==> flow/design.v <==
`timescale 1ns / 1ps
module ram_based_shift_regs #(
    parameter integer data_width = 8,  
    parameter integer delay_n = 16,  
    parameter shift_type = "ram",  
    parameter ram_type = "lutram",  
    parameter INIT_FILE = "no_init",  
    parameter en_output_register_init = "true",  
    parameter output_register_init_v = 0,  
    parameter real simulation_delay = 1  
)(
    input wire clk,
    input wire resetn,
    input wire[data_width-1:0] shift_in,
    input wire ce,
    output wire[data_width-1:0] shift_out
);
    function integer clogb2 (input integer bit_depth);
        integer temp;
    begin
        temp = bit_depth;
        for(clogb2 = -1;temp > 0;clogb2 = clogb2 + 1)
            temp = temp >> 1;
    end
    endfunction
    reg[data_width-1:0] shift_ffs[delay_n-1:0];
    genvar shift_ffs_i;
    generate
        for(shift_ffs_i = 0;shift_ffs_i < delay_n;shift_ffs_i = shift_ffs_i + 1)
        begin:shift_ffs_blk
            if(en_output_register_init == "false")
            begin
                always @(posedge clk)
                begin
                    if(ce)
                        shift_ffs[shift_ffs_i] <= (shift_ffs_i == 0) ?
                            shift_in:shift_ffs[shift_ffs_i-1];
                end
            end
            else
            begin
                always @(posedge clk or negedge resetn)
                begin
                    if(~resetn)
                        shift_ffs[shift_ffs_i] <= output_register_init_v;
                    else if(ce)
                        shift_ffs[shift_ffs_i] <= (shift_ffs_i == 0) ?
                            shift_in:shift_ffs[shift_ffs_i-1];
                end
            end
        end
    endgenerate
    assign shift_out = shift_ffs[delay_n-1];
endmodule
`timescale 1ns / 1ps
module add_tree_2_4_8_16_32 #(
    parameter integer add_input_n = 16,  
	parameter integer add_width = 32,  
	parameter real simulation_delay = 1  
)(
	input wire aclk,
	input wire aresetn,
	input wire aclken,
	input wire[add_input_n*add_width-1:0] add_in,
	input wire add_in_vld,
	output wire signed[add_width+5-1:0] add_out,
	output wire add_out_vld
);
	wire signed[add_width-1:0] add_s0_in[0:31];
	wire add_s0_in_vld;
	reg signed[add_width+1-1:0] add_s0_out[0:15];
	reg add_s0_out_vld;
	genvar add_s0_i;
	generate
		for(add_s0_i = 0;add_s0_i < 16;add_s0_i = add_s0_i + 1)
		begin:add_s0_blk
			always @(posedge aclk)
			begin
				if(aclken & add_s0_in_vld)
					add_s0_out[add_s0_i] <= add_s0_in[add_s0_i*2] + add_s0_in[add_s0_i*2+1];
			end
		end
	endgenerate
	always @(posedge aclk or negedge aresetn)
	begin
		if(~aresetn)
			add_s0_out_vld <= 1'b0;
		else if(aclken)
			add_s0_out_vld <= add_s0_in_vld;
	end
	wire signed[add_width+1-1:0] add_s1_in[0:15];
	wire add_s1_in_vld;
	reg signed[add_width+2-1:0] add_s1_out[0:7];
	reg add_s1_out_vld;
	genvar add_s1_i;
	generate
		for(add_s1_i = 0;add_s1_i < 8;add_s1_i = add_s1_i + 1)
		begin:add_s1_blk
			always @(posedge aclk)
			begin
				if(aclken & add_s1_in_vld)
					add_s1_out[add_s1_i] <= add_s1_in[add_s1_i*2] + add_s1_in[add_s1_i*2+1];
			end
		end
	endgenerate
	always @(posedge aclk or negedge aresetn)
	begin
		if(~aresetn)
			add_s1_out_vld <= 1'b0;
		else if(aclken)
			add_s1_out_vld <= add_s1_in_vld;
	end
	wire signed[add_width+2-1:0] add_s2_in[0:7];
	wire add_s2_in_vld;
	reg signed[add_width+3-1:0] add_s2_out[0:3];
	reg add_s2_out_vld;
	genvar add_s2_i;
	generate
		for(add_s2_i = 0;add_s2_i < 4;add_s2_i = add_s2_i + 1)
		begin:add_s2_blk
			always @(posedge aclk)
			begin
				if(aclken & add_s2_in_vld)
					add_s2_out[add_s2_i] <= add_s2_in[add_s2_i*2] + add_s2_in[add_s2_i*2+1];
			end
		end
	endgenerate
	always @(posedge aclk or negedge aresetn)
	begin
		if(~aresetn)
			add_s2_out_vld <= 1'b0;
		else if(aclken)
			add_s2_out_vld <= add_s2_in_vld;
	end
	wire signed[add_width+3-1:0] add_s3_in[0:3];
	wire add_s3_in_vld;
	reg signed[add_width+4-1:0] add_s3_out[0:1];
	reg add_s3_out_vld;
	genvar add_s3_i;
	generate
		for(add_s3_i = 0;add_s3_i < 2;add_s3_i = add_s3_i + 1)
		begin:add_s3_blk
			always @(posedge aclk)
			begin
				if(aclken & add_s3_in_vld)
					add_s3_out[add_s3_i] <= add_s3_in[add_s3_i*2] + add_s3_in[add_s3_i*2+1];
			end
		end
	endgenerate
	always @(posedge aclk or negedge aresetn)
	begin
		if(~aresetn)
			add_s3_out_vld <= 1'b0;
		else if(aclken)
			add_s3_out_vld <= add_s3_in_vld;
	end
	wire signed[add_width+4-1:0] add_s4_in[0:1];
	wire add_s4_in_vld;
	reg signed[add_width+5-1:0] add_s4_out;
	reg add_s4_out_vld;
	assign add_out = add_s4_out;
	assign add_out_vld = add_s4_out_vld;
	always @(posedge aclk)
	begin
		if(aclken & add_s4_in_vld)
			add_s4_out <= add_s4_in[0] + add_s4_in[1];
	end
	always @(posedge aclk or negedge aresetn)
	begin
		if(~aresetn)
			add_s4_out_vld <= 1'b0;
		else if(aclken)
			add_s4_out_vld <= add_s4_in_vld;
	end
	genvar add_s0_in_i;
	generate
		for(add_s0_in_i = 0;add_s0_in_i < 32;add_s0_in_i = add_s0_in_i + 1)
		begin:add_s0_in_blk
			if(add_input_n == 32)
				assign add_s0_in[add_s0_in_i] = $signed(add_in[(add_s0_in_i+1)*add_width-1:add_s0_in_i*add_width]);
			else
				assign add_s0_in[add_s0_in_i] = {add_width{1'bx}};
		end
	endgenerate
	genvar add_s1_in_i;
	generate
		for(add_s1_in_i = 0;add_s1_in_i < 16;add_s1_in_i = add_s1_in_i + 1)
		begin:add_s1_in_blk
			if(add_input_n == 16)
				assign add_s1_in[add_s1_in_i] = $signed(add_in[(add_s1_in_i+1)*add_width-1:add_s1_in_i*add_width]);
			else
				assign add_s1_in[add_s1_in_i] = add_s0_out[add_s1_in_i];
		end
	endgenerate
	genvar add_s2_in_i;
	generate
		for(add_s2_in_i = 0;add_s2_in_i < 8;add_s2_in_i = add_s2_in_i + 1)
		begin:add_s2_in_blk
			if(add_input_n == 8)
				assign add_s2_in[add_s2_in_i] = $signed(add_in[(add_s2_in_i+1)*add_width-1:add_s2_in_i*add_width]);
			else
				assign add_s2_in[add_s2_in_i] = add_s1_out[add_s2_in_i];
		end
	endgenerate
	genvar add_s3_in_i;
	generate
		for(add_s3_in_i = 0;add_s3_in_i < 4;add_s3_in_i = add_s3_in_i + 1)
		begin:add_s3_in_blk
			if(add_input_n == 4)
				assign add_s3_in[add_s3_in_i] = $signed(add_in[(add_s3_in_i+1)*add_width-1:add_s3_in_i*add_width]);
			else
				assign add_s3_in[add_s3_in_i] = add_s2_out[add_s3_in_i];
		end
	endgenerate
	genvar add_s4_in_i;
	generate
		for(add_s4_in_i = 0;add_s4_in_i < 2;add_s4_in_i = add_s4_in_i + 1)
		begin:add_s4_in_blk
			if(add_input_n == 2)
				assign add_s4_in[add_s4_in_i] = $signed(add_in[(add_s4_in_i+1)*add_width-1:add_s4_in_i*add_width]);
			else
				assign add_s4_in[add_s4_in_i] = add_s3_out[add_s4_in_i];
		end
	endgenerate
	assign add_s0_in_vld = (add_input_n == 32) ? add_in_vld:1'b0;
	assign add_s1_in_vld = (add_input_n == 16) ? add_in_vld:add_s0_out_vld;
	assign add_s2_in_vld = (add_input_n == 8) ? add_in_vld:add_s1_out_vld;
	assign add_s3_in_vld = (add_input_n == 4) ? add_in_vld:add_s2_out_vld;
	assign add_s4_in_vld = (add_input_n == 2) ? add_in_vld:add_s3_out_vld;
endmodule
`timescale 1ns / 1ps
module max_tree_2_4_8_16_32 #(
    parameter integer cmp_input_n = 4,  
	parameter integer cmp_width = 4,  
	parameter real simulation_delay = 1  
)(
	input wire aclk,
	input wire aresetn,
	input wire aclken,
	input wire[cmp_input_n*cmp_width-1:0] cmp_in,
	input wire cmp_in_vld,
	output wire signed[cmp_width-1:0] cmp_out,
	output wire cmp_out_vld
);
	wire signed[cmp_width-1:0] cmp_in_arr[0:31];
	wire[31:0] cmp_in_mask;
	genvar cmp_in_i;
	generate
		for(cmp_in_i = 0;cmp_in_i < 32;cmp_in_i = cmp_in_i + 1)
		begin:cmp_in_blk
			assign cmp_in_arr[cmp_in_i] = 
				((cmp_in_i % (32/cmp_input_n)) == 0) ? 
					cmp_in[((cmp_in_i/(32/cmp_input_n))+1)*cmp_width-1:(cmp_in_i/(32/cmp_input_n))*cmp_width]:
					{1'b1, {(cmp_width-1){1'b0}}};
			assign cmp_in_mask[cmp_in_i] = 
				((cmp_in_i % (32/cmp_input_n)) == 0) ? 
					1'b1:
					1'b0;
		end
	endgenerate
	wire signed[cmp_width-1:0] cmp_s1_res[0:15];
	wire[15:0] cmp_s1_mask;
	wire signed[cmp_width-1:0] cmp_s2_res[0:7];
	wire[7:0] cmp_s2_mask;
	reg signed[cmp_width-1:0] cmp_s3_res[0:3];
	reg[3:0] cmp_s3_mask;
	reg cmp_in_vld_d1;
	genvar cmp_s1_i;
	generate
		for(cmp_s1_i = 0;cmp_s1_i < 16;cmp_s1_i = cmp_s1_i + 1)
		begin:cmp_s1_blk
			assign cmp_s1_res[cmp_s1_i] = 
				(cmp_in_mask[cmp_s1_i*2] & (cmp_in_arr[cmp_s1_i*2] > cmp_in_arr[cmp_s1_i*2+1])) ? 
					cmp_in_arr[cmp_s1_i*2]:
					cmp_in_arr[cmp_s1_i*2+1];
			assign cmp_s1_mask[cmp_s1_i] = 
				cmp_in_mask[cmp_s1_i*2] | cmp_in_mask[cmp_s1_i*2+1];
		end
	endgenerate
	genvar cmp_s2_i;
	generate
		for(cmp_s2_i = 0;cmp_s2_i < 8;cmp_s2_i = cmp_s2_i + 1)
		begin:cmp_s2_blk
			assign cmp_s2_res[cmp_s2_i] = 
				(cmp_s1_mask[cmp_s2_i*2] & (cmp_s1_res[cmp_s2_i*2] > cmp_s1_res[cmp_s2_i*2+1])) ? 
					cmp_s1_res[cmp_s2_i*2]:
					cmp_s1_res[cmp_s2_i*2+1];
			assign cmp_s2_mask[cmp_s2_i] = 
				cmp_s1_mask[cmp_s2_i*2] | cmp_s1_mask[cmp_s2_i*2+1];
		end
	endgenerate
	genvar cmp_s3_i;
	generate
		for(cmp_s3_i = 0;cmp_s3_i < 4;cmp_s3_i = cmp_s3_i + 1)
		begin:cmp_s3_blk
			always @(posedge aclk)
			begin
				if(aclken & cmp_in_vld)
				begin
					cmp_s3_res[cmp_s3_i] <= 
						(cmp_s2_mask[cmp_s3_i*2] & (cmp_s2_res[cmp_s3_i*2] > cmp_s2_res[cmp_s3_i*2+1])) ? 
							cmp_s2_res[cmp_s3_i*2]:
							cmp_s2_res[cmp_s3_i*2+1];
					cmp_s3_mask[cmp_s3_i] <= 
						cmp_s2_mask[cmp_s3_i*2] | cmp_s2_mask[cmp_s3_i*2+1];
				end
			end
		end
	endgenerate
	always @(posedge aclk or negedge aresetn)
	begin
		if(~aresetn)
			cmp_in_vld_d1 <= 1'b0;
		else if(aclken)
			cmp_in_vld_d1 <= cmp_in_vld;
	end
	wire signed[cmp_width-1:0] cmp_s4_res[0:1];
	wire[1:0] cmp_s4_mask;
	reg signed[cmp_width-1:0] cmp_s5_res;
	reg cmp_in_vld_d2;
	assign cmp_s4_res[0] = 
		(cmp_s3_mask[0] & (cmp_s3_res[0] > cmp_s3_res[1])) ? 
			cmp_s3_res[0]:
			cmp_s3_res[1];
	assign cmp_s4_res[1] = 
		(cmp_s3_mask[2] & (cmp_s3_res[2] > cmp_s3_res[3])) ? 
			cmp_s3_res[2]:
			cmp_s3_res[3];
	assign cmp_s4_mask[0] = cmp_s3_mask[0] | cmp_s3_mask[1];
	assign cmp_s4_mask[1] = cmp_s3_mask[2] | cmp_s3_mask[3];
	always @(posedge aclk)
	begin
		if(aclken & cmp_in_vld_d1)
			cmp_s5_res <= 
				(cmp_s4_mask[0] & (cmp_s4_res[0] > cmp_s4_res[1])) ? 
					cmp_s4_res[0]:
					cmp_s4_res[1];
	end
	always @(posedge aclk or negedge aresetn)
	begin
		if(~aresetn)
			cmp_in_vld_d2 <= 1'b0;
		else if(aclken)
			cmp_in_vld_d2 <= cmp_in_vld_d1;
	end
	assign cmp_out = cmp_s5_res;
	assign cmp_out_vld = cmp_in_vld_d2;
endmodule
`timescale 1ns / 1ps
module signed_mul #(
	parameter integer op_a_width = 16,  
	parameter integer op_b_width = 16,  
	parameter integer output_width = 32,  
	parameter en_in_reg = "false",  
	parameter en_out_reg = "false",  
	parameter real simulation_delay = 1  
)(
	input wire clk,
	input wire ce_in_reg,
	input wire ce_mul,
	input wire ce_out_reg,
	input wire signed[op_a_width-1:0] op_a,
	input wire signed[op_b_width-1:0] op_b,
	output wire signed[output_width-1:0] res
);
	reg signed[op_a_width-1:0] op_a_r;
	reg signed[op_b_width-1:0] op_b_r;
	always @(posedge clk)
	begin
		if(ce_in_reg)
		begin
			op_a_r <= op_a;
			op_b_r <= op_b;
		end
	end
	wire signed[op_a_width-1:0] mul_in1;
	wire signed[op_b_width-1:0] mul_in2;
	reg signed[(op_a_width+op_b_width)-1:0] mul_res;
	assign mul_in1 = (en_in_reg == "false") ? op_a:op_a_r;
	assign mul_in2 = (en_in_reg == "false") ? op_b:op_b_r;
	always @(posedge clk)
	begin
		if(ce_mul)
			mul_res <= mul_in1 * mul_in2;
	end
	reg signed[(op_a_width+op_b_width)-1:0] res_r;
	assign res = (en_out_reg == "false") ? mul_res:res_r;
	always @(posedge clk)
	begin
		if(ce_out_reg)
			res_r <= mul_res;
	end
endmodule
`timescale 1ns / 1ps
module conv_mac_cell #(
	parameter integer ATOMIC_C = 4,  
	parameter EN_SMALL_FP16 = "true",  
	parameter integer INFO_ALONG_WIDTH = 2,  
	parameter real SIM_DELAY = 1  
)(
	input wire aclk,
	input wire aresetn,
	input wire aclken,
	input wire[1:0] calfmt,  
	input wire[ATOMIC_C*16-1:0] mac_in_ftm,  
	input wire[ATOMIC_C*16-1:0] mac_in_wgt,  
	input wire mac_in_ftm_masked,  
	input wire[INFO_ALONG_WIDTH-1:0] mac_in_info_along,  
	input wire mac_in_valid,  
	output wire[7:0] mac_out_exp,  
	output wire signed[39:0] mac_out_frac,  
	output wire[INFO_ALONG_WIDTH-1:0] mac_out_info_along,  
	output wire mac_out_valid,  
	output wire[ATOMIC_C*16-1:0] mul_op_a,  
	output wire[ATOMIC_C*16-1:0] mul_op_b,  
	output wire mul_ce,  
	input wire[ATOMIC_C*32-1:0] mul_res  
);
    function integer clogb2(input integer bit_depth);
    begin
		if(bit_depth == 0)
			clogb2 = 0;
		else
		begin
			for(clogb2 = -1;bit_depth > 0;clogb2 = clogb2 + 1)
				bit_depth = bit_depth >> 1;
		end
    end
    endfunction
	localparam CAL_FMT_INT8 = 2'b00;
	localparam CAL_FMT_INT16 = 2'b01;
	localparam CAL_FMT_FP16 = 2'b10;
	wire mul_ce_inner;
	wire signed[15:0] mul_op_a_arr[0:ATOMIC_C-1];  
	wire signed[15:0] mul_op_b_arr[0:ATOMIC_C-1];  
	reg mul_ce_inner_d1;
	reg signed[15:0] mul_op_a_arr_d1[0:ATOMIC_C-1];  
	reg signed[15:0] mul_op_b_arr_d1[0:ATOMIC_C-1];  
	wire signed[31:0] mul_res_arr[0:ATOMIC_C-1];  
	assign mul_ce = aclken & mul_ce_inner_d1;
	genvar mul_i;
	generate
		for(mul_i = 0;mul_i < ATOMIC_C;mul_i = mul_i + 1)
		begin:mul_blk
			assign mul_op_a[mul_i*16+15:mul_i*16] = mul_op_a_arr_d1[mul_i];
			assign mul_op_b[mul_i*16+15:mul_i*16] = mul_op_b_arr_d1[mul_i];
			assign mul_res_arr[mul_i] = $signed(mul_res[mul_i*32+31:mul_i*32]);
			always @(posedge aclk)
			begin
				if(aclken & mul_ce_inner)
				begin
					mul_op_a_arr_d1[mul_i] <= mul_op_a_arr[mul_i];
					mul_op_b_arr_d1[mul_i] <= mul_op_b_arr[mul_i];
				end
			end
		end
	endgenerate
	always @(posedge aclk or negedge aresetn)
	begin
		if(~aresetn)
			mul_ce_inner_d1 <= 1'b0;
		else if(aclken)
			mul_ce_inner_d1 <= mul_ce_inner;
	end
	wire[15:0] mac_in_ftm_arr[0:ATOMIC_C-1];  
	wire[15:0] mac_in_wgt_arr[0:ATOMIC_C-1];  
	genvar mac_in_i;
	generate
		for(mac_in_i = 0;mac_in_i < ATOMIC_C;mac_in_i = mac_in_i + 1)
		begin:mac_in_blk
			assign mac_in_ftm_arr[mac_in_i] = mac_in_ftm[mac_in_i*16+15:mac_in_i*16];
			assign mac_in_wgt_arr[mac_in_i] = mac_in_wgt[mac_in_i*16+15:mac_in_i*16];
		end
	endgenerate
	wire signed[31:0] add_tree_in_arr[0:ATOMIC_C-1];
	wire[ATOMIC_C*32-1:0] add_tree_in;
	wire add_tree_in_mask;
	wire add_tree_in_valid;
	wire signed[36:0] add_tree_out;
	wire add_tree_out_mask;
	wire add_tree_out_valid;
	genvar add_tree_in_i;
	generate
		for(add_tree_in_i = 0;add_tree_in_i < ATOMIC_C;add_tree_in_i = add_tree_in_i + 1)
		begin:add_tree_in_blk
			assign add_tree_in[add_tree_in_i*32+31:add_tree_in_i*32] = add_tree_in_arr[add_tree_in_i];
		end
	endgenerate
	generate
		if(ATOMIC_C != 1)
		begin
			add_tree_2_4_8_16_32 #(
				.add_input_n(ATOMIC_C),
				.add_width(32),
				.simulation_delay(SIM_DELAY)
			)add_tree_u(
				.aclk(aclk),
				.aresetn(aresetn),
				.aclken(aclken),
				.add_in(add_tree_in),
				.add_in_vld(add_tree_in_valid),
				.add_out(add_tree_out),
				.add_out_vld(add_tree_out_valid)
			);
			ram_based_shift_regs #(
				.data_width(1),
				.delay_n(clogb2(ATOMIC_C)),
				.shift_type("ff"),
				.en_output_register_init("true"),
				.simulation_delay(SIM_DELAY)
			)delay_for_mask_along_with_add_tree_u(
				.clk(aclk),
				.resetn(aresetn),
				.shift_in(add_tree_in_mask),
				.ce(aclken),
				.shift_out(add_tree_out_mask)
			);
		end
		else
		begin
			assign add_tree_out = $signed(add_tree_in);
			assign add_tree_out_mask = add_tree_in_mask;
			assign add_tree_out_valid = add_tree_in_valid;
		end
	endgenerate
	reg mac_in_valid_d1;  
	reg mac_in_valid_d2;  
	reg mac_in_valid_d3;  
	reg mac_in_valid_d4;  
	always @(posedge aclk or negedge aresetn)
	begin
		if(~aresetn)
			{mac_in_valid_d4, mac_in_valid_d3, mac_in_valid_d2, mac_in_valid_d1} <= 4'b0000;
		else if(aclken)
			{mac_in_valid_d4, mac_in_valid_d3, mac_in_valid_d2, mac_in_valid_d1} <= 
				{mac_in_valid_d3, mac_in_valid_d2, mac_in_valid_d1, mac_in_valid};
	end
	reg mac_in_ftm_masked_d1;  
	reg mac_in_ftm_masked_d2;  
	reg mac_in_ftm_masked_d3;  
	reg mac_in_ftm_masked_d4;  
	always @(posedge aclk)
	begin
		if(aclken & mac_in_valid)
			mac_in_ftm_masked_d1 <= mac_in_ftm_masked;
	end
	always @(posedge aclk)
	begin
		if(aclken & mac_in_valid_d1)
			mac_in_ftm_masked_d2 <= mac_in_ftm_masked_d1;
	end
	always @(posedge aclk)
	begin
		if(aclken & mac_in_valid_d2)
			mac_in_ftm_masked_d3 <= mac_in_ftm_masked_d2;
	end
	always @(posedge aclk)
	begin
		if(aclken & mac_in_valid_d3)
			mac_in_ftm_masked_d4 <= mac_in_ftm_masked_d3;
	end
	wire signed[15:0] mul_op_a_int16_arr[0:ATOMIC_C-1];  
	wire signed[15:0] mul_op_b_int16_arr[0:ATOMIC_C-1];  
	wire mul_ce_int16;  
	wire signed[31:0] add_tree_in_int16_arr[0:ATOMIC_C-1];
	wire add_tree_in_int16_mask;
	wire add_tree_in_int16_valid;
	wire signed[39:0] mac_out_frac_int16;  
	wire mac_out_int16_mask;
	wire mac_out_int16_valid;
	assign mul_ce_int16 = mac_in_valid & (~mac_in_ftm_masked);
	assign add_tree_in_int16_mask = mac_in_ftm_masked_d2;
	assign add_tree_in_int16_valid = mac_in_valid_d2;
	assign mac_out_frac_int16 = {{3{add_tree_out[36]}}, add_tree_out};
	assign mac_out_int16_mask = add_tree_out_mask;
	assign mac_out_int16_valid = add_tree_out_valid;
	genvar cal_int16_i;
	generate
		for(cal_int16_i = 0;cal_int16_i < ATOMIC_C;cal_int16_i = cal_int16_i + 1)
		begin:cal_int16_blk
			assign mul_op_a_int16_arr[cal_int16_i] = $signed(mac_in_ftm_arr[cal_int16_i]);
			assign mul_op_b_int16_arr[cal_int16_i] = $signed(mac_in_wgt_arr[cal_int16_i]);
			assign add_tree_in_int16_arr[cal_int16_i] = mul_res_arr[cal_int16_i];
		end
	endgenerate
	wire signed[15:0] mul_op_a_fp16_arr[0:ATOMIC_C-1];  
	wire signed[15:0] mul_op_b_fp16_arr[0:ATOMIC_C-1];  
	wire mul_ce_fp16;  
	wire signed[31:0] add_tree_in_fp16_arr[0:ATOMIC_C-1];
	wire add_tree_in_fp16_mask;
	wire add_tree_in_fp16_valid;
	wire signed[4:0] max_cmp_tree_in_arr[0:ATOMIC_C-1];  
	wire[ATOMIC_C*5-1:0] max_cmp_tree_in;  
	wire max_cmp_tree_in_valid;  
	wire signed[4:0] max_cmp_tree_out;  
	wire[7:0] mac_out_exp_fp16;  
	wire signed[39:0] mac_out_frac_fp16;  
	wire mac_out_fp16_mask;
	wire mac_out_fp16_valid;
	wire fp16_s_f[0:ATOMIC_C-1];  
	wire[4:0] fp16_e_f[0:ATOMIC_C-1];  
	wire[9:0] fp16_m_f[0:ATOMIC_C-1];  
	wire fp16_s_w[0:ATOMIC_C-1];  
	wire[4:0] fp16_e_w[0:ATOMIC_C-1];  
	wire[9:0] fp16_m_w[0:ATOMIC_C-1];  
	wire[13:0] fp16_mts_f[0:ATOMIC_C-1];  
	wire[13:0] fp16_mts_w[0:ATOMIC_C-1];  
	reg fp16_mtso_sign[0:ATOMIC_C-1];  
	reg fp16_mtso_sign_d1[0:ATOMIC_C-1];  
	reg[3:0] fp16_e_h3_f_add_w[0:ATOMIC_C-1];  
	reg[3:0] fp16_e_h3_f_add_w_d1[0:ATOMIC_C-1];  
	reg[3:0] fp16_e_h3_f_add_w_d2[0:ATOMIC_C-1];  
	wire[3:0] fp16_func;  
	reg[3:0] fp16_func_d1;  
	wire[5:0] fp16_set[0:ATOMIC_C-1];  
	reg signed[28:0] fp16_signed_mtso[0:ATOMIC_C-1];  
	reg signed[28:0] fp16_shifted_mtso[0:ATOMIC_C-1];  
	assign mul_ce_fp16 = mac_in_valid & (~mac_in_ftm_masked);
	assign add_tree_in_fp16_mask = mac_in_ftm_masked_d4;
	assign add_tree_in_fp16_valid = mac_in_valid_d4;
	assign max_cmp_tree_in_valid = (calfmt == CAL_FMT_FP16) & mac_in_valid_d1 & (~mac_in_ftm_masked_d1);
	assign mac_out_frac_fp16 = {{3{add_tree_out[36]}}, add_tree_out};
	assign mac_out_fp16_mask = add_tree_out_mask;
	assign mac_out_fp16_valid = add_tree_out_valid;
	assign fp16_func = max_cmp_tree_out[3:0];
	genvar fp16_in_i;
	generate
		for(fp16_in_i = 0;fp16_in_i < ATOMIC_C;fp16_in_i = fp16_in_i + 1)
		begin:fp16_in_blk
			assign {fp16_s_f[fp16_in_i], fp16_e_f[fp16_in_i], fp16_m_f[fp16_in_i]} = 
				mac_in_ftm_arr[fp16_in_i];
			assign {fp16_s_w[fp16_in_i], fp16_e_w[fp16_in_i], fp16_m_w[fp16_in_i]} = 
				mac_in_wgt_arr[fp16_in_i];
		end
	endgenerate
	genvar fp16_mts_i;
	generate
		for(fp16_mts_i = 0;fp16_mts_i < ATOMIC_C;fp16_mts_i = fp16_mts_i + 1)
		begin:fp16_mts_blk
			assign fp16_mts_f[fp16_mts_i] = 
				{3'b000, (EN_SMALL_FP16 == "false") | (fp16_e_f[fp16_mts_i] != 5'b00000), fp16_m_f[fp16_mts_i]} << 
					(
						((EN_SMALL_FP16 == "false") | (fp16_e_f[fp16_mts_i] != 5'b00000)) ? 
							fp16_e_f[fp16_mts_i][1:0]:
							2'b01
					);
			assign fp16_mts_w[fp16_mts_i] = 
				{3'b000, (EN_SMALL_FP16 == "false") | (fp16_e_w[fp16_mts_i] != 5'b00000), fp16_m_w[fp16_mts_i]} << 
					(
						((EN_SMALL_FP16 == "false") | (fp16_e_w[fp16_mts_i] != 5'b00000)) ? 
							fp16_e_w[fp16_mts_i][1:0]:
							2'b01
					);
		end
	endgenerate
	genvar fp16_mtso_sign_i;
	generate
		for(fp16_mtso_sign_i = 0;fp16_mtso_sign_i < ATOMIC_C;fp16_mtso_sign_i = fp16_mtso_sign_i + 1)
		begin:fp16_mtso_sign_blk
			always @(posedge aclk)
			begin
				if(aclken & (calfmt == CAL_FMT_FP16) & mac_in_valid & (~mac_in_ftm_masked))
					fp16_mtso_sign[fp16_mtso_sign_i] <= fp16_s_f[fp16_mtso_sign_i] ^ fp16_s_w[fp16_mtso_sign_i];
			end
			always @(posedge aclk)
			begin
				if(aclken & (calfmt == CAL_FMT_FP16) & mac_in_valid_d1 & (~mac_in_ftm_masked_d1))
					fp16_mtso_sign_d1[fp16_mtso_sign_i] <= fp16_mtso_sign[fp16_mtso_sign_i];
			end
		end
	endgenerate
	genvar fp16_mts_mul_i;
	generate
		for(fp16_mts_mul_i = 0;fp16_mts_mul_i < ATOMIC_C;fp16_mts_mul_i = fp16_mts_mul_i + 1)
		begin:fp16_mts_mul_blk
			assign mul_op_a_fp16_arr[fp16_mts_mul_i] = {2'b00, fp16_mts_f[fp16_mts_mul_i]};
			assign mul_op_b_fp16_arr[fp16_mts_mul_i] = {2'b00, fp16_mts_w[fp16_mts_mul_i]};
		end
	endgenerate
	genvar fp16_e_h3_f_add_w_i;
	generate
		for(fp16_e_h3_f_add_w_i = 0;fp16_e_h3_f_add_w_i < ATOMIC_C;fp16_e_h3_f_add_w_i = fp16_e_h3_f_add_w_i + 1)
		begin:fp16_e_h3_f_add_w_blk
			always @(posedge aclk)
			begin
				if(aclken & (calfmt == CAL_FMT_FP16) & mac_in_valid & (~mac_in_ftm_masked))
					fp16_e_h3_f_add_w[fp16_e_h3_f_add_w_i] <= 
						fp16_e_f[fp16_e_h3_f_add_w_i][4:2] + fp16_e_w[fp16_e_h3_f_add_w_i][4:2];
			end
			always @(posedge aclk)
			begin
				if(aclken & (calfmt == CAL_FMT_FP16) & mac_in_valid_d1 & (~mac_in_ftm_masked_d1))
					fp16_e_h3_f_add_w_d1[fp16_e_h3_f_add_w_i] <= 
						fp16_e_h3_f_add_w[fp16_e_h3_f_add_w_i];
			end
			always @(posedge aclk)
			begin
				if(aclken & (calfmt == CAL_FMT_FP16) & mac_in_valid_d2 & (~mac_in_ftm_masked_d2))
					fp16_e_h3_f_add_w_d2[fp16_e_h3_f_add_w_i] <= 
						fp16_e_h3_f_add_w_d1[fp16_e_h3_f_add_w_i];
			end
		end
	endgenerate
	genvar fp16_signed_mtso_i;
	generate
		for(fp16_signed_mtso_i = 0;fp16_signed_mtso_i < ATOMIC_C;fp16_signed_mtso_i = fp16_signed_mtso_i + 1)
		begin:fp16_signed_mtso_blk
			always @(posedge aclk)
			begin
				if(aclken & (calfmt == CAL_FMT_FP16) & mac_in_valid_d2 & (~mac_in_ftm_masked_d2))
					fp16_signed_mtso[fp16_signed_mtso_i] <= 
						fp16_mtso_sign_d1[fp16_signed_mtso_i] ? 
							({1'b1, ~mul_res_arr[fp16_signed_mtso_i][27:0]} + 1'b1):
							{1'b0, mul_res_arr[fp16_signed_mtso_i][27:0]};
			end
		end
	endgenerate
	genvar max_cmp_tree_in_i;
	generate
		for(max_cmp_tree_in_i = 0;max_cmp_tree_in_i < ATOMIC_C;max_cmp_tree_in_i = max_cmp_tree_in_i + 1)
		begin:max_cmp_tree_in_blk
			assign max_cmp_tree_in_arr[max_cmp_tree_in_i] = 
				{1'b0, fp16_e_h3_f_add_w[max_cmp_tree_in_i]};
			assign max_cmp_tree_in[max_cmp_tree_in_i*5+4:max_cmp_tree_in_i*5] = 
				max_cmp_tree_in_arr[max_cmp_tree_in_i];
		end
	endgenerate
	generate
		if(ATOMIC_C != 1)
		begin
			max_tree_2_4_8_16_32 #(
				.cmp_input_n(ATOMIC_C),
				.cmp_width(5),
				.simulation_delay(SIM_DELAY)
			)max_tree_u(
				.aclk(aclk),
				.aresetn(aresetn),
				.aclken(aclken),
				.cmp_in(max_cmp_tree_in),
				.cmp_in_vld(max_cmp_tree_in_valid),
				.cmp_out(max_cmp_tree_out),
				.cmp_out_vld()
			);
		end
		else
		begin
			reg[4:0] max_cmp_tree_in_d1;  
			reg[4:0] max_cmp_tree_in_d2;  
			reg max_cmp_tree_in_valid_d1;  
			reg max_cmp_tree_in_valid_d2;  
			assign max_cmp_tree_out = max_cmp_tree_in_d2;
			always @(posedge aclk or negedge aresetn)
			begin
				if(~aresetn)
					{max_cmp_tree_in_valid_d2, max_cmp_tree_in_valid_d1} <= 2'b00;
				else if(aclken)
					{max_cmp_tree_in_valid_d2, max_cmp_tree_in_valid_d1} <= 
						{max_cmp_tree_in_valid_d1, max_cmp_tree_in_valid};
			end
			always @(posedge aclk)
			begin
				if(aclken & max_cmp_tree_in_valid)
					max_cmp_tree_in_d1 <= max_cmp_tree_in;
			end
			always @(posedge aclk)
			begin
				if(aclken & max_cmp_tree_in_valid_d1)
					max_cmp_tree_in_d2 <= max_cmp_tree_in_d1;
			end
		end
	endgenerate
	genvar fp16_shifted_mtso_i;
	generate
		for(fp16_shifted_mtso_i = 0;fp16_shifted_mtso_i < ATOMIC_C;fp16_shifted_mtso_i = fp16_shifted_mtso_i + 1)
		begin:fp16_shifted_mtso_blk
			assign fp16_set[fp16_shifted_mtso_i] = 
				{fp16_func - fp16_e_h3_f_add_w_d2[fp16_shifted_mtso_i], 2'b00};
			always @(posedge aclk)
			begin
				if(aclken & (calfmt == CAL_FMT_FP16) & mac_in_valid_d3 & (~mac_in_ftm_masked_d3))
				begin
					if(fp16_set[fp16_shifted_mtso_i] >= 6'd32)
						fp16_shifted_mtso[fp16_shifted_mtso_i] <= 29'd0;
					else
						fp16_shifted_mtso[fp16_shifted_mtso_i] <= 
							(fp16_set[fp16_shifted_mtso_i] == 6'd0) ? fp16_signed_mtso[fp16_shifted_mtso_i]:
							(fp16_set[fp16_shifted_mtso_i] == 6'd4)  ? {
																	       {4{fp16_signed_mtso[fp16_shifted_mtso_i][28]}}, 
																		   fp16_signed_mtso[fp16_shifted_mtso_i][28:4]
																	   }:
							(fp16_set[fp16_shifted_mtso_i] == 6'd8)  ? {
																	       {8{fp16_signed_mtso[fp16_shifted_mtso_i][28]}}, 
																		   fp16_signed_mtso[fp16_shifted_mtso_i][28:8]
																	   }:
							(fp16_set[fp16_shifted_mtso_i] == 6'd12) ? {
																	       {12{fp16_signed_mtso[fp16_shifted_mtso_i][28]}}, 
																		   fp16_signed_mtso[fp16_shifted_mtso_i][28:12]
																	   }:
							(fp16_set[fp16_shifted_mtso_i] == 6'd16) ? {
																	       {16{fp16_signed_mtso[fp16_shifted_mtso_i][28]}}, 
																		   fp16_signed_mtso[fp16_shifted_mtso_i][28:16]
																	   }:
							(fp16_set[fp16_shifted_mtso_i] == 6'd20) ? {
																	       {20{fp16_signed_mtso[fp16_shifted_mtso_i][28]}}, 
																		   fp16_signed_mtso[fp16_shifted_mtso_i][28:20]
																	   }:
							(fp16_set[fp16_shifted_mtso_i] == 6'd24) ? {
																	       {24{fp16_signed_mtso[fp16_shifted_mtso_i][28]}}, 
																		   fp16_signed_mtso[fp16_shifted_mtso_i][28:24]
																	   }:
																	   {
																	       {28{fp16_signed_mtso[fp16_shifted_mtso_i][28]}}, 
																		   fp16_signed_mtso[fp16_shifted_mtso_i][28:28]
																	   };
				end
			end
		end
	endgenerate
	genvar fp16_chn_acumm_i;
	generate
		for(fp16_chn_acumm_i = 0;fp16_chn_acumm_i < ATOMIC_C;fp16_chn_acumm_i = fp16_chn_acumm_i + 1)
		begin:fp16_chn_acumm_blk
			assign add_tree_in_fp16_arr[fp16_chn_acumm_i] = 
				{{3{fp16_shifted_mtso[fp16_chn_acumm_i][28]}}, fp16_shifted_mtso[fp16_chn_acumm_i]};
		end
	endgenerate
	generate
		if(ATOMIC_C != 1)
		begin
			ram_based_shift_regs #(
				.data_width(8),
				.delay_n(clogb2(ATOMIC_C)),
				.shift_type("ff"),
				.en_output_register_init("true"),
				.simulation_delay(SIM_DELAY)
			)delay_for_fp16_func_u(
				.clk(aclk),
				.resetn(aresetn),
				.shift_in({2'b00, fp16_func_d1, 2'b00}),
				.ce(aclken & (calfmt == CAL_FMT_FP16)),
				.shift_out(mac_out_exp_fp16)
			);
		end
		else
		begin
			assign mac_out_exp_fp16 = {2'b00, fp16_func_d1, 2'b00};
		end
	endgenerate
	always @(posedge aclk)
	begin
		if(aclken & (calfmt == CAL_FMT_FP16) & mac_in_valid_d3 & (~mac_in_ftm_masked_d3))
			fp16_func_d1 <= fp16_func;
	end
	assign mul_ce_inner = 
		((calfmt == CAL_FMT_FP16) & mul_ce_fp16) | 
		((calfmt == CAL_FMT_INT16) & mul_ce_int16);
	genvar mul_reuse_i;
	generate
		for(mul_reuse_i = 0;mul_reuse_i < ATOMIC_C;mul_reuse_i = mul_reuse_i + 1)
		begin:mul_reuse_blk
			assign mul_op_a_arr[mul_reuse_i] = 
				(calfmt == CAL_FMT_FP16) ? 
					mul_op_a_fp16_arr[mul_reuse_i]:
					mul_op_a_int16_arr[mul_reuse_i];
			assign mul_op_b_arr[mul_reuse_i] = 
				(calfmt == CAL_FMT_FP16) ? 
					mul_op_b_fp16_arr[mul_reuse_i]:
					mul_op_b_int16_arr[mul_reuse_i];
		end
	endgenerate
	assign add_tree_in_mask = 
		aclken & (
			((calfmt == CAL_FMT_FP16) & add_tree_in_fp16_mask) | 
			((calfmt == CAL_FMT_INT16) & add_tree_in_int16_mask)
		);
	assign add_tree_in_valid = 
		aclken & (
			((calfmt == CAL_FMT_FP16) & add_tree_in_fp16_valid) | 
			((calfmt == CAL_FMT_INT16) & add_tree_in_int16_valid)
		);
	genvar add_tree_reuse_i;
	generate
		for(add_tree_reuse_i = 0;add_tree_reuse_i < ATOMIC_C;add_tree_reuse_i = add_tree_reuse_i + 1)
		begin:add_tree_reuse_blk
			assign add_tree_in_arr[add_tree_reuse_i] = 
				(calfmt == CAL_FMT_FP16) ? 
					add_tree_in_fp16_arr[add_tree_reuse_i]:
					add_tree_in_int16_arr[add_tree_reuse_i];
		end
	endgenerate
	wire[INFO_ALONG_WIDTH-1:0] mac_out_info_along_fp16;  
	wire[INFO_ALONG_WIDTH-1:0] mac_out_info_along_int16;  
	assign mac_out_exp = 
		((calfmt == CAL_FMT_FP16) & (~mac_out_fp16_mask)) ? 
			mac_out_exp_fp16:
			8'd24;
	assign mac_out_frac = 
		(calfmt == CAL_FMT_FP16) ? 
			(mac_out_fp16_mask ? 40'd0:mac_out_frac_fp16):
			(mac_out_int16_mask ? 40'd0:mac_out_frac_int16);
	assign mac_out_info_along = 
		(calfmt == CAL_FMT_FP16) ? 
			mac_out_info_along_fp16:
			mac_out_info_along_int16;
	assign mac_out_valid = 
		aclken & (
			((calfmt == CAL_FMT_FP16) & mac_out_fp16_valid) | 
			((calfmt == CAL_FMT_INT16) & mac_out_int16_valid)
		);
	ram_based_shift_regs #(
		.data_width(INFO_ALONG_WIDTH),
		.delay_n(2+clogb2(ATOMIC_C)),
		.shift_type("ff"),
		.en_output_register_init("true"),
		.simulation_delay(SIM_DELAY)
	)delay_for_info_along_int16_u(
		.clk(aclk),
		.resetn(aresetn),
		.shift_in(mac_in_info_along),
		.ce(aclken),
		.shift_out(mac_out_info_along_int16)
	);
	ram_based_shift_regs #(
		.data_width(INFO_ALONG_WIDTH),
		.delay_n(2),
		.shift_type("ff"),
		.en_output_register_init("true"),
		.simulation_delay(SIM_DELAY)
	)delay_for_info_along_fp16_u(
		.clk(aclk),
		.resetn(aresetn),
		.shift_in(mac_out_info_along_int16),
		.ce(aclken & (calfmt == CAL_FMT_FP16)),
		.shift_out(mac_out_info_along_fp16)
	);
endmodule
`timescale 1ns / 1ps
module conv_mac_unit (
	input wire aclk,
	input wire aresetn,
	input wire aclken,
	input wire[1:0] calfmt,
	input wire[8*16-1:0] mac_in_ftm,
	input wire[8*16-1:0] mac_in_wgt,
	input wire mac_in_ftm_masked,
	input wire[1:0] mac_in_info_along,
	input wire mac_in_valid,
	output wire[7:0] mac_out_exp,
	output wire[39:0] mac_out_frac,
	output wire[1:0] mac_out_info_along,
	output wire mac_out_valid
);
	localparam integer ATOMIC_C = 8;
	wire[ATOMIC_C*16-1:0] mul_op_a;
	wire[ATOMIC_C*16-1:0] mul_op_b;
	wire mul_ce;
	wire[ATOMIC_C*32-1:0] mul_res;
	conv_mac_cell #(
		.ATOMIC_C(ATOMIC_C),
		.EN_SMALL_FP16("true"),
		.INFO_ALONG_WIDTH(2),
		.SIM_DELAY(0)
	)mac_cell_u(
		.aclk(aclk),
		.aresetn(aresetn),
		.aclken(aclken),
		.calfmt(calfmt),
		.mac_in_ftm(mac_in_ftm),
		.mac_in_wgt(mac_in_wgt),
		.mac_in_ftm_masked(mac_in_ftm_masked),
		.mac_in_info_along(mac_in_info_along),
		.mac_in_valid(mac_in_valid),
		.mac_out_exp(mac_out_exp),
		.mac_out_frac(mac_out_frac),
		.mac_out_info_along(mac_out_info_along),
		.mac_out_valid(mac_out_valid),
		.mul_op_a(mul_op_a),
		.mul_op_b(mul_op_b),
		.mul_ce(mul_ce),
		.mul_res(mul_res)
	);
	genvar mul_i;
	generate
		for(mul_i = 0;mul_i < ATOMIC_C;mul_i = mul_i + 1)
		begin:mul_blk
			signed_mul #(
				.op_a_width(16),
				.op_b_width(16),
				.output_width(32),
				.en_in_reg("false"),
				.en_out_reg("false"),
				.simulation_delay(0)
			)mul_u(
				.clk(aclk),
				.ce_in_reg(1'b0),
				.ce_mul(mul_ce),
				.ce_out_reg(1'b0),
				.op_a(mul_op_a[mul_i*16+15:mul_i*16]),
				.op_b(mul_op_b[mul_i*16+15:mul_i*16]),
				.res(mul_res[mul_i*32+31:mul_i*32])
			);
		end
	endgenerate
endmodule
# Step by step through the tools: conv_mac_unit
# What the tools print for conv_mac_unit, step after step.
# Line numbers count from 1 in the design file above.
# Operators carry their Yosys type and port widths (W data, S select, Z words).
# Cell names lack the library's common part.
# A cell with n/a has no value.
# setup
design	conv_mac_unit
clock_port	aclk
lib	sky130hd
corner	tt_025C_1v80

# After elaboration
# Source: Yosys, flattened and elaborated. Widths are those after wreduce; folded enables and synchronous resets count as part of the registers. Registers that Yosys merges into a memory's read port (data or address) are not register bits. Print and check cells do not count. Equal cells are merged and count once.
# classes
n_shift	16
reduce_and_logical	24
addsub	31
n_mux	130
mul	8
bitwise	60
equal	50
compare	31
# ops
cell	n
$mul A16 B16 Y32	8
$mux W28	16
$mux W32	8
$add A29 B1 Y29 const B	8
$shl A11 B2 Y14	16
$not A28 Y28	8
$mux W14	16
$mux W24	8
$mux W20	8
$add A32 B32 Y33	4
$mux W16	8
$mux W5	22
$eq A4 B3 Y1 const B	24
$mux W12	8
$gt A5 B5 Y1 const B	16
$reduce_bool A5 Y1	16
$add A35 B35 Y36	2
$eq A4 B2 Y1 const B	16
$mux W8	8
$ge A6 B6 Y1 const B	8
$logic_not A6 Y1	8
$mux W40	1
$add A36 B36 Y37	1
$mux W4	9
$and A1 B1 Y1	35
$gt A5 B5 Y1	7
$mux W2	17
$add A3 B3 Y4	8
# Other operator kinds: 8; their cells: 36.
# bits
in_bits	265
register_bits	1407
out_inout_bits	51

# Depth
# Depth = most cells in a row (Yosys ltp): at word level without a register or memory, in the mapped netlist without a sequential cell, where the memories' decode and read muxes count.
# depth
depth_word	9
ABC_AREA	0
depth_mapped	26
mapped_depth_nobuf	25

# Synthesis result
# Yosys stat after the flow's synthesis: flattened, memories mapped to cells. It holds for the ABC_AREA given above (unset counts as 0); a run with the other value may have another netlist.
# Totals and module areas in this step are rounded.
# by_type
cell_type	n
fa_1	2119
edfxtp_1	1357
ha_1	970
inv_1	2565
nand2_1	2241
and2_1	1079
xnor2_1	614
a21oi_1	738
nor2_1	688
o21ai_0	516
clkbuf_1	582
a21o_1	231
a211oi_1	183
mux2i_1	132
xor2_1	128
dfrtp_1	38
o22ai_1	131
mux2_2	72
# Not listed: further types 73, cells in them 1619.
# mapped
yosys_area_um2	156000
ff_cells	1395
stdcells	16003
n_buf	627
# The figures by module come from a second, unflattened synthesis with its own total; it is not the netlist above.
# hier_totals
hier_cells	16906
area_unflattened_um2	162000
# Rows give one instance, submodules left out.
# modules
mod	instances	n_cells	area_um2
signed_mul	8	1166	11000
conv_mac_cell	1	5379	51100
add_tree_2_4_8_16_32	1	1813	18600
max_tree_2_4_8_16_32	1	299	2660
ram_based_shift_regs	1	51	997
ram_based_shift_regs	1	21	412
ram_based_shift_regs	1	8	145
ram_based_shift_regs	1	6	109
conv_mac_unit	1	1	3.8

# Path before layout
# Source: OpenSTA report_checks on the synthesized netlist (no wires, ideal clock, input and output delay 20% of the period each), path of least setup slack; recovery checks are left aside. Register names are those of the netlist, which keeps one name where synthesis merged equal registers.
# synth_timing
path_kind	input to register
start	in calfmt[0]
end	reg mac_cell_u.fp16_e_h3_f_add_w_d2[0][0]
period_ns	7.0
delay_ns	19.894
arrival_ns	20.082
in_delay_ns	1.400
setup_slack_ns	-14.294
stages	5
launch_ns	1.400
period_less_setup_slack_ns	21.294
# "delay_ns" = arrival - input delay + setup time.
# "stages" counts driving pins, that of a launching flip-flop among them; a cell with two outputs on the path counts twice.
# "period_less_setup_slack_ns" = period - worst setup slack (recovery checks aside). The figure is calculated, with input and output delays left at 20% of the set period.
# Between the ends stands the longest chain of elaborated cells between them, by number of cells; it is not shown to be the way that was timed. Of several equally long chains one is given.
# Each line given opens the expression or statement behind the cell; cells for indexed reads and writes are added by Yosys, which also makes memories of some case tables.
# synth_via
path_cell_list	nand2b_1 > clkbuf_1 > clkbuf_1 > clkbuf_1 > nor3_1
elab_chain_cells	4
cells_between	4
cone_classes	eq/ne: 1; logic: 3
# synth_rtl
element	line_no	rtl
start, declared	942	input wire[1:0] calfmt,
$eq A2 B2 Y1	698	if(aclken & (calfmt == CAL_FMT_FP16) & mac_in_valid_d2 & (~mac_in_ftm_masked_d2))
$and A1 B1 Y1 (3 in a row)	698
end, assigned	699	fp16_e_h3_f_add_w_d2[fp16_e_h3_f_add_w_i] <=
end, declared	612	reg[3:0] fp16_e_h3_f_add_w_d2[0:ATOMIC_C-1];

# Worst path after layout
# Path of least setup slack in the final report of stored run 2 (OpenROAD, finished layout, wires in). Where an end is a register, its clock arrival counts in the times.
# layout_timing
path_kind	input to output
start	in calfmt[1]
end	out mac_out_valid
launch_ns	2.46
arrival_ns	5.03
stages	6
in_delay_ns	2.46
setup_slack_ns	4.81
period_ns	12.3
# Between the ends stands the longest chain of elaborated cells between them, by number of cells; it is not shown to be the way that was timed. Of several equally long chains one is given.
# layout_via
path_cell_list	clkdlybuf4s50_1 > nor2b_4 > buf_4 > nor2_1 > nor2_1 > clkdlybuf4s50_1
elab_chain_cells	4
cells_between	6
cone_classes	eq/ne: 2; logic: 4
# layout_rtl
element	line_no	rtl
start, declared	942	input wire[1:0] calfmt,
$eq A2 B2 Y1	907	((calfmt == CAL_FMT_FP16) & mac_out_fp16_valid) |
$and A1 B1 Y1	907
$or A1 B1 Y1	907
$and A1 B1 Y1	906	aclken & (
end, declared	951	output wire mac_out_valid

Subject: flow runs of conv_mac_unit

Hi,

Below are 3 stored runs of the flow (Yosys, OpenROAD; platform sky130hd) on conv_mac_unit, each with its settings and what was measured, unordered. Constraints: input delay and output delay 20% of the set period each, output load 0.01 pF.
By "power_total_uw" is meant OpenSTA's value without simulated activity: inputs other than the clock are taken to toggle once in ten clock periods, and the tool carries that through the logic.
The results are shown rounded.

Stored run 1, flow files:
==> flow/run.sh <==
#!/bin/bash
# the make line also repeats the synthesis and layout settings of config.mk as NAME=value (left out here)
make -C /OpenROAD-flow-scripts/flow DESIGN_CONFIG=/design/flow/config.mk WORK_HOME=/design/flow/orfs CLKGATE_MAP_FILE= finish
==> flow/config.mk <==
export PLATFORM = sky130hd
export DESIGN_NAME = conv_mac_unit
export DESIGN_NICKNAME = conv_mac_unit
export VERILOG_FILES = /design/flow/design.v
export SDC_FILE = /design/flow/constraint.sdc
export NUM_CORES = 4
export LEC_CHECK = 0
export ABC_AREA = 0
export CAP_MARGIN = 20
export CELL_PAD_IN_SITES_DETAIL_PLACEMENT = 1
export CORE_ASPECT_RATIO = 1.33
export CORE_MARGIN = 9
export CORE_UTILIZATION = 40
export CTS_CLUSTER_DIAMETER = 159
export MAX_ROUTING_LAYER = met4
export MIN_ROUTING_LAYER = met2
export PLACE_DENSITY = 0.95
export SLEW_MARGIN = 10
==> flow/constraint.sdc <==
create_clock -name core_clock -period 5.12 [get_ports {aclk}]
set_input_delay 1.0240 -clock core_clock [delete_from_list [all_inputs] [get_ports {aclk}]]
set_output_delay 1.0240 -clock core_clock [all_outputs]
set_load 0.01 [all_outputs]

Stored run 1: did not finish, routing stopped with GRT-0116

Stored run 2, flow files:
==> flow/run.sh <==
#!/bin/bash
# the make line also repeats the synthesis and layout settings of config.mk as NAME=value (left out here)
make -C /OpenROAD-flow-scripts/flow DESIGN_CONFIG=/design/flow/config.mk WORK_HOME=/design/flow/orfs CLKGATE_MAP_FILE= finish
==> flow/config.mk <==
export PLATFORM = sky130hd
export DESIGN_NAME = conv_mac_unit
export DESIGN_NICKNAME = conv_mac_unit
export VERILOG_FILES = /design/flow/design.v
export SDC_FILE = /design/flow/constraint.sdc
export NUM_CORES = 4
export LEC_CHECK = 0
export CAP_MARGIN = 15
export CORE_MARGIN = 6
export CORE_UTILIZATION = 63
export GPL_ROUTABILITY_DRIVEN = 1
export HOLD_SLACK_MARGIN = 0.17
export MAX_ROUTING_LAYER = met4
export PLACE_DENSITY_LB_ADDON = 0.2
export SLEW_MARGIN = 20
==> flow/constraint.sdc <==
create_clock -name core_clock -period 12.3 [get_ports {aclk}]
set_input_delay 2.4600 -clock core_clock [delete_from_list [all_inputs] [get_ports {aclk}]]
set_output_delay 2.4600 -clock core_clock [all_outputs]
set_load 0.01 [all_outputs]

==> results of stored run 2, as CSV <==
result,value
final_util_pct,68.1
total_die_area_um2,260000
setup_worst_slack_ns,4.81
ys_area_um2,156000
power_total_uw,44100
setupTns_ns,0.000

Stored run 3, flow files:
==> flow/run.sh <==
#!/bin/bash
# the make line also repeats the synthesis and layout settings of config.mk as NAME=value (left out here)
make -C /OpenROAD-flow-scripts/flow DESIGN_CONFIG=/design/flow/config.mk WORK_HOME=/design/flow/orfs CLKGATE_MAP_FILE= finish
==> flow/config.mk <==
export PLATFORM = sky130hd
export DESIGN_NAME = conv_mac_unit
export DESIGN_NICKNAME = conv_mac_unit
export VERILOG_FILES = /design/flow/design.v
export SDC_FILE = /design/flow/constraint.sdc
export NUM_CORES = 4
export LEC_CHECK = 0
export ABC_AREA = 1
export CAP_MARGIN = 15
export CELL_PAD_IN_SITES_DETAIL_PLACEMENT = 2
export CORE_MARGIN = 5
export CORE_UTILIZATION = 54
export GPL_ROUTABILITY_DRIVEN = 1
export HOLD_SLACK_MARGIN = 0.17
export MAX_ROUTING_LAYER = met4
export MIN_ROUTING_LAYER = met2
export PLACE_DENSITY_LB_ADDON = 0.19
export SLEW_MARGIN = 20
export TNS_END_PERCENT = 60
==> flow/constraint.sdc <==
create_clock -name core_clock -period 7.75 [get_ports {aclk}]
set_input_delay 1.5500 -clock core_clock [delete_from_list [all_inputs] [get_ports {aclk}]]
set_output_delay 1.5500 -clock core_clock [all_outputs]
set_load 0.01 [all_outputs]

Stored run 3: did not finish, placement stopped with DPL-0033

Regards
